==> flow/design.v <==
module sync 
( 
    input  logic CLKip, 
    input  logic SIGi,
    output logic SIGo
);
    logic meta_sig;
    always_ff @(posedge CLKip) meta_sig <= SIGi;
    always_ff @(posedge CLKip) SIGo     <= meta_sig;
endmodule
module mem 
    # ( 
    parameter DATA_WIDTH = 32
    ) (
    input  logic                  CLKip,
    input  logic                  RDi,       
    input  logic                  WEi,     
    input  logic [DATA_WIDTH-1:0] DATAi,
    output logic [DATA_WIDTH-1:0] Qo
);
	logic [DATA_WIDTH-1:0] ram;
	always_ff @(posedge CLKip) if (WEi) ram <= DATAi;
	always_ff @(posedge CLKip) if (RDi) Qo <= ram;
endmodule
`timescale 1ns/1ps
module uart_rx 
    # (
    parameter FREQ_CLK  = 100_000_000,  
    parameter DATA_WDTH = 8          
    ) (
    input   wire                    CLKip,  
    input   wire                    RSTi,  
    input   wire                    RXi,  
    input   wire                    BAUD_RATE_RDi,  
    input   wire                    BAUD_RATE_WEi,  
    input   logic [31:0]            BAUD_RATEi,  
    output  logic                   DONEo,  
    output  logic                   READYo,  
    output  logic [DATA_WDTH-1:0]   DATAo  
    );
    int unsigned                    baud_rate;  
    int unsigned                    bit_cntr;  
    int unsigned                    half_bit_cntr;  
    logic                           half_rx_strb;  
    logic                           rx_strb;  
    int unsigned                    clk_count;  
    logic [$clog2(DATA_WDTH+1)-1:0] bit_idx;   
    logic [DATA_WDTH-1:0]           data;  
    logic                           rx;  
    logic                           rst;  
    logic                           done;  
    logic                           ready;  
    logic                           baud_rate_read;  
    logic                           baud_rate_we;  
    int unsigned                    br;  
    sync rx_stab (.CLKip (CLKip), .SIGi (RXi), .SIGo (rx));
    sync rst_stab (.CLKip (CLKip), .SIGi (RSTi), .SIGo (rst));
    sync br_we_stab (.CLKip (CLKip), .SIGi (BAUD_RATE_WEi), .SIGo (baud_rate_we));
    sync br_rd_stab (.CLKip (CLKip), .SIGi (BAUD_RATE_RDi), .SIGo (baud_rate_read));
    mem baud_rate_mem (
        .CLKip  (CLKip),
        .RDi    (baud_rate_read),  
        .WEi    (baud_rate_we),
        .DATAi  (baud_rate), 
        .Qo     (br)
        );
    typedef enum logic [1:0] {       
        IDLE    = 2'h0,
        START   = 2'h1,
        RECEIVE = 2'h2,
        STOP    = 2'h3
    } statetype;
    statetype STATE;
    always_comb begin: calc_bit_value
        baud_rate = BAUD_RATEi;
        bit_cntr = FREQ_CLK / baud_rate;
        half_bit_cntr = bit_cntr >> 1;
    end
always @(posedge CLKip) begin: strobe_logic
    if (rst) begin
        clk_count <= 0;
        half_rx_strb <= 0;
        rx_strb <= 0;
    end else begin
        case (STATE)
            IDLE: begin
                clk_count <= 0;
                half_rx_strb <= 0;
                rx_strb <= 0;
            end
            START: begin
                if (clk_count == half_bit_cntr) begin
                    half_rx_strb <= 1;
                    clk_count <= 0;
                end
                else begin
                    half_rx_strb <= 0;
                    clk_count <= clk_count + 1;
                end                
            end
            RECEIVE: begin
                if (clk_count == bit_cntr) begin
                    rx_strb <= 1;
                    clk_count <= 0;
                end
                else begin
                    rx_strb <= 0;
                    clk_count <= clk_count + 1;
                end                  
            end
            STOP: begin
                if (clk_count == bit_cntr) begin
                    rx_strb <= 1;
                    clk_count <= 0;
                end
                else begin
                    rx_strb <= 0;
                    clk_count <= clk_count + 1;
                end                  
            end  
            default: begin
                clk_count <= 0;
            end
        endcase
    end
end
    always_ff @(posedge CLKip) begin: fsm_uart_rx
        if (rst) begin
            bit_idx     <= 0;
            STATE       <= IDLE;
            done        <= 0;
        end
        else begin
            case (STATE)
                IDLE: begin
                    ready          <= 1;
                    if (rx == 1'b0) STATE <= rx ? IDLE : START;
                end
                START: begin
                    ready          <= 0;
                    done           <= 0;
                    if (half_rx_strb) begin
                        STATE <= rx ? IDLE : RECEIVE;
                    end
                    else begin 
                        STATE <= START;
                    end
                end
                RECEIVE: begin
                    if (rx_strb) begin
                        /*verilator lint_off WIDTHTRUNC*/                        
                        data[bit_idx] <= rx;
                        /*verilator lint_on WIDTHTRUNC*/
                        if (bit_idx < DATA_WDTH-1) begin 
                            bit_idx <= bit_idx + 1;
                        end
                        else begin 
                            bit_idx <= 0;
                            STATE   <= STOP;
                            done    <= 1;
                        end 
                    end
                    else begin
                        STATE <= RECEIVE;
                    end  
                end
                STOP: begin
                    if (rx_strb) STATE <= rx_strb ? IDLE : STOP;
                end
                default: begin
                    STATE <= IDLE;
                end 
            endcase            
        end   
    end 
    always_comb begin: set_out
        DATAo = data;
        READYo = ready;
        DONEo = done;
    end
endmodule
`timescale 1ns/1ps
module fifo #(
    parameter DATA_WIDTH = 8,
    parameter FIFO_DEPTH = 16,
    parameter LOG2_DEPTH = $clog2(FIFO_DEPTH)
) (
    input  logic                     CLKip,
    input  logic                     RSTi,
    input  logic                     WEi,
    input  logic [DATA_WIDTH-1:0]    DATAi,
    input  logic                     RDi,
    output logic [DATA_WIDTH-1:0]    DATAo,
    output logic                     FULLo,
    output logic                     EMPTYo
);
    logic [DATA_WIDTH-1:0] memory [0:FIFO_DEPTH-1];
    logic [LOG2_DEPTH:0]   count;
    logic [LOG2_DEPTH-1:0] wr_ptr;
    logic [LOG2_DEPTH-1:0] rd_ptr;
    logic [1:0] count_state;
    always_ff @(posedge CLKip or posedge RSTi) begin
        if (RSTi) begin
            wr_ptr  <= '0;
            rd_ptr  <= '0;
            count   <= '0;
            count_state <= '0;
        end 
        else begin
            if (WEi && !FULLo) begin: write
                wr_ptr <= (wr_ptr == '1) ? 0 : wr_ptr + 1;
            end
            if (RDi && !EMPTYo) begin: read
                rd_ptr <= (rd_ptr == '1) ? 0 : rd_ptr + 1;
            end
            case ({WEi && !FULLo, RDi && !EMPTYo})
                2'b01:   count <= count - 1;
                2'b10:   count <= count + 1;
                2'b11:   count <= count;
                default: count <= count;
            endcase
        end
    end
    always_ff @(posedge CLKip) begin
        if (!RSTi && WEi && !FULLo) memory[wr_ptr] <= DATAi;
        if (!RSTi && RDi && !EMPTYo) DATAo <= memory[rd_ptr];
    end
    always_comb begin: status
        FULLo  = (count == FIFO_DEPTH);
        EMPTYo = (count == 0);
    end
endmodule
`timescale 1ns/1ps
module uart #(
    parameter CLK_FREQ = 100_000_000,   
    parameter DATA_WIDTH = 8,           
    parameter FIFO_DEPTH = 16           
) (
    input  logic                    CLKip,        
    input  logic                    RSTi,         
    input  logic                    RXi,          
    input  logic [31:0]             BAUD_RATEi,   
    input  logic                    BAUD_RATE_WEi,  
    input  logic                    BAUD_RATE_RDi,  
    output logic                    DONEo,
    output logic [DATA_WIDTH-1:0]   DATAo,  
    output logic                    EMPTYo,   
    output logic                    FULLo     
);
    logic [DATA_WIDTH-1:0] data;
    logic done;
    logic ready;
    logic RDi;
    always_ff @(posedge CLKip) begin
        RDi <= 1;
        DONEo <=done;
    end
    uart_rx #(
        .FREQ_CLK       (CLK_FREQ),
        .DATA_WDTH      (DATA_WIDTH)
    ) uart_rx_inst (
        .CLKip          (CLKip),
        .RSTi           (RSTi),
        .RXi            (RXi),
        .BAUD_RATEi     (BAUD_RATEi),
        .BAUD_RATE_WEi  (BAUD_RATE_WEi),
        .BAUD_RATE_RDi  (BAUD_RATE_RDi),
        .DONEo          (done),
        .READYo         (ready),
        .DATAo          (data)
    );
    fifo #(
        .DATA_WIDTH     (DATA_WIDTH),
        .FIFO_DEPTH     (FIFO_DEPTH)
    ) fifo_inst (
        .CLKip          (CLKip),
        .RSTi           (RSTi),
        .WEi            (done),        
        .DATAi          (data),      
        .RDi            (RDi),          
        .DATAo          (DATAo),      
        .FULLo          (FULLo),      
        .EMPTYo         (EMPTYo)     
    );
endmodule
# Reports on uart
# Tool output for the design above before and after an edit, in the order of the flow.
# "orig" refers to lines of the RTL above, "edited" to lines of the edited file.
# "diff" is "edited" less "orig", of the values as shown; "rel_change_pct" is that difference over "orig", in percent.
# The mark - stands for no value.
[design] top="uart" clock="CLKip" cell_library="sky130hd" corner="tt_025C_1v80"

# Diff
# Unified diff, file above to edited file.
# This change comes from a script, not from a designer; no optimisation was intended.
# begin of diff
@@ -45,5 +45,5 @@
     logic                           rx_strb;  
     int unsigned                    clk_count;  
-    logic [$clog2(DATA_WDTH+1)-1:0] bit_idx;   
+    logic [$clog2(DATA_WDTH+1)-2:0] bit_idx;   
     logic [DATA_WDTH-1:0]           data;  
     logic                           rx;  
# end of diff

# Word level
# Yosys after proc, flatten, opt, wreduce and memory -nomap, before mapping. Memory bits, and registers merged into a memory's read port (data or address), are not among the register bits. Print and check cells are not counted. Equal cells are merged and count once.
# Memory sizes are those after Yosys's memory passes, which may raise the word count (mostly to a power of two), join words into wider ones and drop unused or constant bits.
[word_totals] item="mem_bits_ro" orig=0 edited=0 diff=0
[word_totals] item="out_inout_bits" orig=11 edited=11 diff=0 rel_change_pct=0.00
[word_totals] item="n_memories" orig=1 edited=1 diff=0 rel_change_pct=0.00
[word_totals] item="wordCells" orig=93 edited=93 diff=0 rel_change_pct=0.00
[word_totals] item="register_bits" orig=67 edited=66 diff=-1 rel_change_pct=-1.49
[word_totals] item="latchBits" orig=0 edited=0 diff=0
[word_totals] item="inputBits" orig=37 edited=37 diff=0 rel_change_pct=0.00
[word_totals] item="clocked_rd_ports_x_width" orig=8 edited=8 diff=0 rel_change_pct=0.00
[word_totals] item="mem_bits_rw" orig=128 edited=128 diff=0 rel_change_pct=0.00
[op_classes] item="mul" orig=0 edited=0 diff=0
[op_classes] item="n_div" orig=1 edited=1 diff=0 rel_change_pct=0.00
[op_classes] item="n_addsub" orig=7 edited=7 diff=0 rel_change_pct=0.00
[op_classes] item="eq_ne" orig=15 edited=15 diff=0 rel_change_pct=0.00
[op_classes] item="n_shift" orig=2 edited=2 diff=0 rel_change_pct=0.00
[op_classes] item="n_reduce_logical" orig=20 edited=20 diff=0 rel_change_pct=0.00
[op_classes] item="n_logic" orig=5 edited=5 diff=0 rel_change_pct=0.00
[op_classes] item="muxes" orig=26 edited=26 diff=0 rel_change_pct=0.00
[op_classes] item="compare" orig=1 edited=1 diff=0 rel_change_pct=0.00
[memory_table] item="mem_shapes" orig="fifo_inst.memory 16 x 8 bit 1R1W" edited="fifo_inst.memory 16 x 8 bit 1R1W"
[ops] operator="two-way mux 4 bit" orig=4 edited=3 diff=-1 rel_change_pct=-25.00
[ops] operator="adder 4 x 1 -> 4 bit (second input constant)" orig=3 edited=2 diff=-1 rel_change_pct=-33.33
[ops] operator="< comparator 4 x 3 -> 1 bit (second input constant)" orig=1 edited=0 diff=-1 rel_change_pct=-100.00
[ops] operator="negation 4 -> 5 bit" orig=1 edited=0 diff=-1 rel_change_pct=-100.00
[ops] operator="variable shift 1 x 5 -> 8 bit" orig=1 edited=0 diff=-1 rel_change_pct=-100.00
[ops] operator="variable shift 1 x 5 -> 8 bit (first input constant)" orig=1 edited=0 diff=-1 rel_change_pct=-100.00
[ops] operator="adder 3 x 1 -> 3 bit (second input constant)" orig=0 edited=1 diff=1
[ops] operator="< comparator 3 bit (second input constant)" orig=0 edited=1 diff=1
[ops] operator="two-way mux 3 bit" orig=0 edited=1 diff=1
[ops] operator="negation 3 -> 4 bit" orig=0 edited=1 diff=1
[ops] operator="variable shift 1 x 4 -> 8 bit" orig=0 edited=1 diff=1
[ops] operator="variable shift 1 x 4 -> 8 bit (first input constant)" orig=0 edited=1 diff=1
[ops] operator="two-way mux 2 bit" orig=6 edited=6 diff=0 rel_change_pct=0.00
[ops] operator="two-way mux 1 bit" orig=5 edited=5 diff=0 rel_change_pct=0.00
[ops] operator="logical AND 1 bit" orig=4 edited=4 diff=0 rel_change_pct=0.00
[ops] operator="== test 2 bit (second input constant)" orig=3 edited=3 diff=0 rel_change_pct=0.00
[ops] operator="logical NOT 1 bit" orig=3 edited=3 diff=0 rel_change_pct=0.00
[ops] operator="two-way mux 8 bit" orig=3 edited=3 diff=0 rel_change_pct=0.00
[ops] operator="parallel mux 1 bit (select 2 bit)" orig=3 edited=3 diff=0 rel_change_pct=0.00
[ops] operator="nonzero test 2 bit" orig=3 edited=3 diff=0 rel_change_pct=0.00
[ops] operator="== test 2 x 1 -> 1 bit (second input constant)" orig=2 edited=2 diff=0 rel_change_pct=0.00
[ops] operator="== test 4 bit (second input constant)" orig=2 edited=2 diff=0 rel_change_pct=0.00
[ops] operator="two-way mux 32 bit" orig=2 edited=2 diff=0 rel_change_pct=0.00
[ops] operator="!= test 2 x 1 -> 1 bit (second input constant)" orig=2 edited=2 diff=0 rel_change_pct=0.00
[ops] operator="!= test 2 bit (second input constant)" orig=2 edited=2 diff=0 rel_change_pct=0.00
[ops] operator="inverter 1 bit" orig=2 edited=2 diff=0 rel_change_pct=0.00
[ops] operator="AND reduction 3 bit" orig=2 edited=2 diff=0 rel_change_pct=0.00
[ops] operator="adder 32 x 1 -> 32 bit (second input constant)" orig=1 edited=1 diff=0 rel_change_pct=0.00
# The list need not be complete.

# Longest topological paths
# Yosys ltp: most cells in a row. Word level: on the elaborated netlist, between registers, memories and ports. Mapped: between sequential cells and ports; inverters and the memories' decode and read muxes count.
[logic_depth] item="depth_word" orig=7 edited=7 diff=0 rel_change_pct=0.00
[logic_depth] item="ABC_AREA" orig="0" edited="0"
[logic_depth] item="ltp_mapped" orig=332 edited=339 diff=7 rel_change_pct=2.11
[logic_depth] item="mapped_depth_nobuf" orig=294 edited=299 diff=5 rel_change_pct=1.70

# After synthesis
# The flow's flattened synthesis, as Yosys stat reports it; memories are mapped. The netlist is that of the ABC_AREA named above (0 if unset); the other value can give another one.
[types] cell="sky130_fd_sc_hd__nor2_1" orig=649 edited=583 diff=-66 rel_change_pct=-10.17
[types] cell="sky130_fd_sc_hd__nand2_1" orig=570 edited=535 diff=-35 rel_change_pct=-6.14
[types] cell="sky130_fd_sc_hd__a21o_1" orig=171 edited=206 diff=35 rel_change_pct=20.47
[types] cell="sky130_fd_sc_hd__nand3_1" orig=164 edited=132 diff=-32 rel_change_pct=-19.51
[types] cell="sky130_fd_sc_hd__mux2i_1" orig=22 edited=48 diff=26 rel_change_pct=118.18
[types] cell="sky130_fd_sc_hd__clkbuf_1" orig=167 edited=142 diff=-25 rel_change_pct=-14.97
[types] cell="sky130_fd_sc_hd__o21a_1" orig=111 edited=132 diff=21 rel_change_pct=18.92
[types] cell="sky130_fd_sc_hd__o221ai_1" orig=14 edited=32 diff=18 rel_change_pct=128.57
[types] cell="sky130_fd_sc_hd__a21oi_1" orig=467 edited=451 diff=-16 rel_change_pct=-3.43
[types] cell="sky130_fd_sc_hd__nand2b_1" orig=88 edited=73 diff=-15 rel_change_pct=-17.05
[types] cell="sky130_fd_sc_hd__and3_1" orig=55 edited=68 diff=13 rel_change_pct=23.64
[types] cell="sky130_fd_sc_hd__a311oi_1" orig=28 edited=15 diff=-13 rel_change_pct=-46.43
[types] cell="sky130_fd_sc_hd__a211oi_1" orig=60 edited=48 diff=-12 rel_change_pct=-20.00
[types] cell="sky130_fd_sc_hd__nor3b_1" orig=13 edited=25 diff=12 rel_change_pct=92.31
[types] cell="sky130_fd_sc_hd__o21bai_1" orig=44 edited=55 diff=11 rel_change_pct=25.00
[types] cell="sky130_fd_sc_hd__o21ai_0" orig=334 edited=324 diff=-10 rel_change_pct=-2.99
[types] cell="sky130_fd_sc_hd__o22ai_1" orig=33 edited=23 diff=-10 rel_change_pct=-30.30
[types] cell="sky130_fd_sc_hd__o311ai_0" orig=24 edited=14 diff=-10 rel_change_pct=-41.67
# The list need not be complete.
[mapped] item="mapped_area_um2" orig=41501.1 edited=40924.2 diff=-576.9 rel_change_pct=-1.39
[mapped] item="seq_area_um2" orig=5610.4 edited=5590.4 diff=-20.0 rel_change_pct=-0.36
[mapped] item="flip_flops" orig=205 edited=204 diff=-1 rel_change_pct=-0.49
[mapped] item="mapped_cells" orig=5633 edited=5481 diff=-152 rel_change_pct=-2.70
[mapped] item="buffers" orig=216 edited=192 diff=-24 rel_change_pct=-11.11
# The figures by module come from a second, unflattened synthesis with its own total; it is not the netlist above.
[hier_totals] item="hier_cells" orig=5456 edited=5477 diff=21 rel_change_pct=0.38
[hier_totals] item="hier_area_um2" orig=40861.7 edited=41055.6 diff=193.9 rel_change_pct=0.47
# Each row is one instance without its submodules.
[modules_orig] module="uart_rx" instances=1 mod_seq_area_um2=1131.1 n_cells=5125 mod_area_um2=34732.1
[modules_orig] module="fifo" instances=1 mod_seq_area_um2=4409.2 n_cells=325 mod_area_um2=6025.8
[modules_orig] module="sync" instances=2 mod_seq_area_um2=40.0 n_cells=2 mod_area_um2=40.0
[modules_orig] module="uart" instances=1 mod_seq_area_um2=20.0 n_cells=2 mod_area_um2=23.8
[modules_edited] module="uart_rx" instances=1 mod_seq_area_um2=1111.1 n_cells=5146 mod_area_um2=34926.0
[modules_edited] module="fifo" instances=1 mod_seq_area_um2=4409.2 n_cells=325 mod_area_um2=6025.8
[modules_edited] module="sync" instances=2 mod_seq_area_um2=40.0 n_cells=2 mod_area_um2=40.0
[modules_edited] module="uart" instances=1 mod_seq_area_um2=20.0 n_cells=2 mod_area_um2=23.8

# Timing after synthesis
# Source: OpenSTA report_checks on the synthesized netlist (no wires, ideal clock, input and output delay 20% of the period each), path of least setup slack; recovery checks are left aside. Register names are those of the netlist, which keeps one name where synthesis merged equal registers.
[synth_path] item="kind" orig="in2reg" edited="in2reg"
[synth_path] item="startpoint" orig="input port BAUD_RATEi[31]" edited="input port BAUD_RATEi[28]"
[synth_path] item="endpoint" orig="register uart_rx_inst.clk_count[2]" edited="register uart_rx_inst.clk_count[28]"
[synth_path] item="required_time_ns" orig=119.885 edited=119.883 diff=-0.002 rel_change_pct=0.00
[synth_path] item="n_path_buf" orig=65 edited=60 diff=-5 rel_change_pct=-7.69
[synth_path] item="t_arrival_ns" orig=93.809 edited=93.428 diff=-0.381 rel_change_pct=-0.41
[synth_path] item="path_slack_ns" orig=26.076 edited=26.454 diff=0.378
[synth_path] item="path_stages" orig=309 edited=309 diff=0 rel_change_pct=0.00
[synth_path] item="clock_period_ns" orig=120.0 edited=120.0 diff=0.0 rel_change_pct=0.00
[synth_path] item="t_first_pin_ns" orig=24.000 edited=24.000 diff=0.000 rel_change_pct=0.00
[synth_path] item="in_delay_ns" orig=24.000 edited=24.000 diff=0.000 rel_change_pct=0.00
[synth_path] item="setup_ns" orig=0.115 edited=0.117 diff=0.002
[synth_path] item="path_delay_ns" orig=69.924 edited=69.545 diff=-0.379 rel_change_pct=-0.54
[synth_path] item="period_less_setup_slack_ns" orig=93.924 edited=93.546 diff=-0.378 rel_change_pct=-0.40
# "path_delay_ns" is the arrival time less input delay plus setup time.
# "path_stages": output pins that drive a net of the path, with the launching flip-flop's if there is one; two outputs of one cell count as two.
# "period_less_setup_slack_ns" is the clock period less the worst setup slack; recovery checks do not enter. This is arithmetic on one report: input and output delays are still those of the set period (20% each).
# The rows between start and end are the longest chain of elaborated cells between them; the timing report does not say that the signal goes this way. Where chains are equally long, one stands for them.
# A line is the first line of the expression or statement that the cell stems from. Yosys adds cells for indexed reads and writes and turns some case tables into memories.
# A register here has more assigning lines than the two given.
[synth_between_orig] cell_sequence="sky130_fd_sc_hd__buf_6 sky130_fd_sc_hd__or4_4 sky130_fd_sc_hd__buf_6 sky130_fd_sc_hd__or4_4 sky130_fd_sc_hd__buf_6 sky130_fd_sc_hd__buf_6 sky130_fd_sc_hd__or3_4 sky130_fd_sc_hd__buf_6 sky130_fd_sc_hd__clkbuf_1 sky130_fd_sc_hd__buf_1 sky130_fd_sc_hd__nor3_1 sky130_fd_sc_hd__ha_1 sky130_fd_sc_hd__nor2_1 sky130_fd_sc_hd__a2111oi_2 sky130_fd_sc_hd__mux2i_1 sky130_fd_sc_hd__nor2_1 sky130_fd_sc_hd__ha_1 sky130_fd_sc_hd__a21o_1 [273 not listed] sky130_fd_sc_hd__clkbuf_1 sky130_fd_sc_hd__clkbuf_1 sky130_fd_sc_hd__o22ai_1 sky130_fd_sc_hd__a21oi_1 sky130_fd_sc_hd__ha_1 sky130_fd_sc_hd__and4_1 sky130_fd_sc_hd__a21oi_1 sky130_fd_sc_hd__a211oi_1 sky130_fd_sc_hd__a211oi_1 sky130_fd_sc_hd__o21ai_0 sky130_fd_sc_hd__a21oi_1 sky130_fd_sc_hd__o21ai_0 sky130_fd_sc_hd__a21oi_1 sky130_fd_sc_hd__xnor2_1 sky130_fd_sc_hd__nand4b_1 sky130_fd_sc_hd__a32oi_2 sky130_fd_sc_hd__buf_6 sky130_fd_sc_hd__nor2_1" elab_chain_cells=4 cells_between=6 classes_between="div: 1; eq/ne: 2; mux: 3"
[synth_lines_orig] item="start: declaration" line=242 rtl="input  logic [31:0]             BAUD_RATEi,"
[synth_lines_orig] item="divider 27 x 32 -> 32 bit" line=76 rtl="bit_cntr = FREQ_CLK / baud_rate;"
[synth_lines_orig] item="== test 32 bit" line=112 rtl="if (clk_count == bit_cntr) begin"
[synth_lines_orig] item="two-way mux 32 bit" line=112
[synth_lines_orig] item="parallel mux 32 bit (select 3 bit)" line=85 rtl="case (STATE)"
[synth_lines_orig] item="end: assignment" line=98 rtl="clk_count <= clk_count + 1;"
[synth_lines_orig] item="end: assignment" line=108 rtl="clk_count <= clk_count + 1;"
[synth_lines_orig] item="end: declaration" line=46 rtl="int unsigned                    clk_count;"
[synth_between_edited] cell_sequence="sky130_fd_sc_hd__or4_4 sky130_fd_sc_hd__or3_4 sky130_fd_sc_hd__nor3_4 sky130_fd_sc_hd__buf_2 sky130_fd_sc_hd__nand2_1 sky130_fd_sc_hd__clkbuf_1 sky130_fd_sc_hd__buf_1 sky130_fd_sc_hd__nor4_1 sky130_fd_sc_hd__ha_1 sky130_fd_sc_hd__or3b_2 sky130_fd_sc_hd__and4_1 sky130_fd_sc_hd__ha_1 sky130_fd_sc_hd__nand2_1 sky130_fd_sc_hd__o21ai_0 sky130_fd_sc_hd__nand2_1 sky130_fd_sc_hd__nor3_1 sky130_fd_sc_hd__nor2_1 sky130_fd_sc_hd__nor2_1 [273 not listed] sky130_fd_sc_hd__o32a_1 sky130_fd_sc_hd__o21ai_0 sky130_fd_sc_hd__a21oi_1 sky130_fd_sc_hd__ha_1 sky130_fd_sc_hd__a21o_1 sky130_fd_sc_hd__a21o_1 sky130_fd_sc_hd__a21o_1 sky130_fd_sc_hd__a21o_1 sky130_fd_sc_hd__a21oi_1 sky130_fd_sc_hd__nor2b_1 sky130_fd_sc_hd__o211ai_1 sky130_fd_sc_hd__a31oi_1 sky130_fd_sc_hd__a21oi_1 sky130_fd_sc_hd__xor2_1 sky130_fd_sc_hd__a41oi_1 sky130_fd_sc_hd__o21bai_1 sky130_fd_sc_hd__buf_2 sky130_fd_sc_hd__nor2_1" elab_chain_cells=4 cells_between=6 classes_between="div: 1; eq/ne: 2; mux: 3"
[synth_lines_edited] item="start: declaration" line=242 rtl="input  logic [31:0]             BAUD_RATEi,"
[synth_lines_edited] item="divider 27 x 32 -> 32 bit" line=76 rtl="bit_cntr = FREQ_CLK / baud_rate;"
[synth_lines_edited] item="== test 32 bit" line=112 rtl="if (clk_count == bit_cntr) begin"
[synth_lines_edited] item="two-way mux 32 bit" line=112
[synth_lines_edited] item="parallel mux 32 bit (select 3 bit)" line=85 rtl="case (STATE)"
[synth_lines_edited] item="end: assignment" line=98 rtl="clk_count <= clk_count + 1;"
[synth_lines_edited] item="end: assignment" line=108 rtl="clk_count <= clk_count + 1;"
[synth_lines_edited] item="end: declaration" line=46 rtl="int unsigned                    clk_count;"

# Worst path after layout
# Path of least setup slack in the final report of the runs of pair A (OpenROAD, finished layout, wires in). Where an end is a register, its clock arrival counts in the times.
[layout_path] item="kind" orig="in2reg" edited="in2reg"
[layout_path] item="startpoint" orig="input port BAUD_RATEi[31]" edited="input port BAUD_RATEi[21]"
[layout_path] item="endpoint" orig="register uart_rx_inst.clk_count[3]" edited="register uart_rx_inst.clk_count[10]"
[layout_path] item="path_stages" orig=268 edited=276 diff=8 rel_change_pct=2.99
[layout_path] item="path_slack_ns" orig=4.41 edited=6.18 diff=1.77
[layout_path] item="required_time_ns" orig=112.39 edited=112.39 diff=0.00 rel_change_pct=0.00
[layout_path] item="t_first_pin_ns" orig=22.40 edited=22.40 diff=0.00 rel_change_pct=0.00
[layout_path] item="in_delay_ns" orig=22.40 edited=22.40 diff=0.00 rel_change_pct=0.00
[layout_path] item="n_path_buf" orig=13 edited=12 diff=-1 rel_change_pct=-7.69
[layout_path] item="t_arrival_ns" orig=107.99 edited=106.22 diff=-1.77 rel_change_pct=-1.64
[layout_path] item="setup_ns" orig=0.12 edited=0.12 diff=0.00
[layout_path] item="clock_period_ns" orig=112.0 edited=112.0 diff=0.0 rel_change_pct=0.00
# The rows between start and end are the longest chain of elaborated cells between them; the timing report does not say that the signal goes this way. Where chains are equally long, one stands for them.
# A register here has more assigning lines than the two given.
[layout_between_orig] cell_sequence="sky130_fd_sc_hd__clkdlybuf4s50_1 sky130_fd_sc_hd__or4_4 sky130_fd_sc_hd__or4_4 sky130_fd_sc_hd__or3_4 sky130_fd_sc_hd__nor3_1 sky130_fd_sc_hd__ha_1 sky130_fd_sc_hd__nor2_1 sky130_fd_sc_hd__a2111oi_2 sky130_fd_sc_hd__mux2i_1 sky130_fd_sc_hd__nor2_1 sky130_fd_sc_hd__ha_1 sky130_fd_sc_hd__a21o_1 sky130_fd_sc_hd__a31oi_1 sky130_fd_sc_hd__nand3_1 sky130_fd_sc_hd__o21ai_0 sky130_fd_sc_hd__and2_1 sky130_fd_sc_hd__ha_1 sky130_fd_sc_hd__o21ai_0 [232 not listed] sky130_fd_sc_hd__buf_4 sky130_fd_sc_hd__nand2_1 sky130_fd_sc_hd__o22ai_1 sky130_fd_sc_hd__a21oi_1 sky130_fd_sc_hd__ha_1 sky130_fd_sc_hd__and4_1 sky130_fd_sc_hd__a21oi_1 sky130_fd_sc_hd__a211oi_1 sky130_fd_sc_hd__a211oi_1 sky130_fd_sc_hd__o21ai_0 sky130_fd_sc_hd__a21oi_1 sky130_fd_sc_hd__o21ai_0 sky130_fd_sc_hd__a21oi_1 sky130_fd_sc_hd__xnor2_1 sky130_fd_sc_hd__nand4b_1 sky130_fd_sc_hd__a32oi_2 sky130_fd_sc_hd__buf_4 sky130_fd_sc_hd__nor2_1" elab_chain_cells=4 cells_between=6 classes_between="div: 1; eq/ne: 2; mux: 3"
[layout_lines_orig] item="start: declaration" line=242 rtl="input  logic [31:0]             BAUD_RATEi,"
[layout_lines_orig] item="divider 27 x 32 -> 32 bit" line=76 rtl="bit_cntr = FREQ_CLK / baud_rate;"
[layout_lines_orig] item="== test 32 bit" line=112 rtl="if (clk_count == bit_cntr) begin"
[layout_lines_orig] item="two-way mux 32 bit" line=112
[layout_lines_orig] item="parallel mux 32 bit (select 3 bit)" line=85 rtl="case (STATE)"
[layout_lines_orig] item="end: assignment" line=98 rtl="clk_count <= clk_count + 1;"
[layout_lines_orig] item="end: assignment" line=108 rtl="clk_count <= clk_count + 1;"
[layout_lines_orig] item="end: declaration" line=46 rtl="int unsigned                    clk_count;"
[layout_between_edited] cell_sequence="sky130_fd_sc_hd__clkdlybuf4s50_1 sky130_fd_sc_hd__nor4_1 sky130_fd_sc_hd__nand2_1 sky130_fd_sc_hd__nor3_4 sky130_fd_sc_hd__nand2_1 sky130_fd_sc_hd__nor4_1 sky130_fd_sc_hd__ha_1 sky130_fd_sc_hd__or3b_2 sky130_fd_sc_hd__and4_1 sky130_fd_sc_hd__ha_1 sky130_fd_sc_hd__nand2_1 sky130_fd_sc_hd__o21ai_0 sky130_fd_sc_hd__nand2_1 sky130_fd_sc_hd__nor3_1 sky130_fd_sc_hd__nor2_1 sky130_fd_sc_hd__nor2_1 sky130_fd_sc_hd__ha_1 sky130_fd_sc_hd__o21ai_0 [240 not listed] sky130_fd_sc_hd__nand2_1 sky130_fd_sc_hd__nand2_1 sky130_fd_sc_hd__o32a_1 sky130_fd_sc_hd__o21ai_0 sky130_fd_sc_hd__a21oi_1 sky130_fd_sc_hd__ha_1 sky130_fd_sc_hd__a21o_1 sky130_fd_sc_hd__a21o_1 sky130_fd_sc_hd__a21oi_1 sky130_fd_sc_hd__o21ai_0 sky130_fd_sc_hd__a2111oi_0 sky130_fd_sc_hd__o41ai_1 sky130_fd_sc_hd__a21oi_1 sky130_fd_sc_hd__xor2_1 sky130_fd_sc_hd__a41oi_1 sky130_fd_sc_hd__o21bai_2 sky130_fd_sc_hd__buf_4 sky130_fd_sc_hd__nor2_1" elab_chain_cells=4 cells_between=6 classes_between="div: 1; eq/ne: 2; mux: 3"
[layout_lines_edited] item="start: declaration" line=242 rtl="input  logic [31:0]             BAUD_RATEi,"
[layout_lines_edited] item="divider 27 x 32 -> 32 bit" line=76 rtl="bit_cntr = FREQ_CLK / baud_rate;"
[layout_lines_edited] item="== test 32 bit" line=112 rtl="if (clk_count == bit_cntr) begin"
[layout_lines_edited] item="two-way mux 32 bit" line=112
[layout_lines_edited] item="parallel mux 32 bit (select 3 bit)" line=85 rtl="case (STATE)"
[layout_lines_edited] item="end: assignment" line=98 rtl="clk_count <= clk_count + 1;"
[layout_lines_edited] item="end: assignment" line=108 rtl="clk_count <= clk_count + 1;"
[layout_lines_edited] item="end: declaration" line=46 rtl="int unsigned                    clk_count;"

# Flow runs
# Both versions went through the flow (Yosys, OpenROAD) with the same settings in each pair. Constraints: input delay and output delay 20% of the set period each, output load 0.01 pF.
[settings_pair_A] CORE_UTILIZATION=40 PLACE_DENSITY=0.6 period_ns=112.0 CAP_MARGIN=20 CORE_MARGIN=2 SLEW_MARGIN=20
[results_pair_A] item="timing.achieved_period_ns" orig=107.594 edited=105.822 diff=-1.772 rel_change_pct=-1.65
[results_pair_A] item="synth_area_um2" orig=41501.1 edited=40924.2 diff=-576.9 rel_change_pct=-1.39
[results_pair_A] item="final_util_frac" orig=0.428 edited=0.432 diff=0.004
[results_pair_A] item="setup_worst_slack_ns" orig=4.406 edited=6.178 diff=1.772
[results_pair_A] item="ws_hold_ns" orig=0.330 edited=0.329 diff=-0.001
[results_pair_A] item="setupTns_ns" orig=0.000 edited=0.000 diff=0.000
[results_pair_A] item="power.total_uw" orig=279.6 edited=240.3 diff=-39.3 rel_change_pct=-14.06
[results_pair_A] item="finalCellArea_um2" orig=44211.2 edited=43865.8 diff=-345.4 rel_change_pct=-0.78
[results_pair_A] item="design.die.area_um2" orig=106344.0 edited=104885.0 diff=-1459.0 rel_change_pct=-1.37
[settings_pair_B] ABC_AREA=0 CORE_ASPECT_RATIO=0.61 CORE_UTILIZATION=54 CTS_CLUSTER_SIZE=22 PLACE_DENSITY_LB_ADDON=0.17 SLEW_MARGIN=35 TNS_END_PERCENT=5 period_ns=199.0 CAP_MARGIN=20 CORE_MARGIN=2
[results_pair_B] item="timing.achieved_period_ns" orig=130.767 edited=125.120 diff=-5.647 rel_change_pct=-4.32
[results_pair_B] item="synth_area_um2" orig=41501.1 edited=40924.2 diff=-576.9 rel_change_pct=-1.39
[results_pair_B] item="final_util_frac" orig=0.578 edited=0.583 diff=0.005
[results_pair_B] item="setup_worst_slack_ns" orig=68.233 edited=73.880 diff=5.647
[results_pair_B] item="ws_hold_ns" orig=0.329 edited=0.328 diff=-0.001
[results_pair_B] item="setupTns_ns" orig=0.000 edited=0.000 diff=0.000
[results_pair_B] item="power.total_uw" orig=163.8 edited=137.1 diff=-26.7 rel_change_pct=-16.30
[results_pair_B] item="finalCellArea_um2" orig=43962.2 edited=43543.0 diff=-419.2 rel_change_pct=-0.95
[results_pair_B] item="design.die.area_um2" orig=79155.7 edited=78071.6 diff=-1084.1 rel_change_pct=-1.37
# "timing.achieved_period_ns" is the run's clock period less its worst setup slack. It is reckoned from that one timing run; input and output delays stay at 20% of the period that was set.
# "power.total_uw" rests on the timing tool's default activity at the inputs, not on a simulated workload.
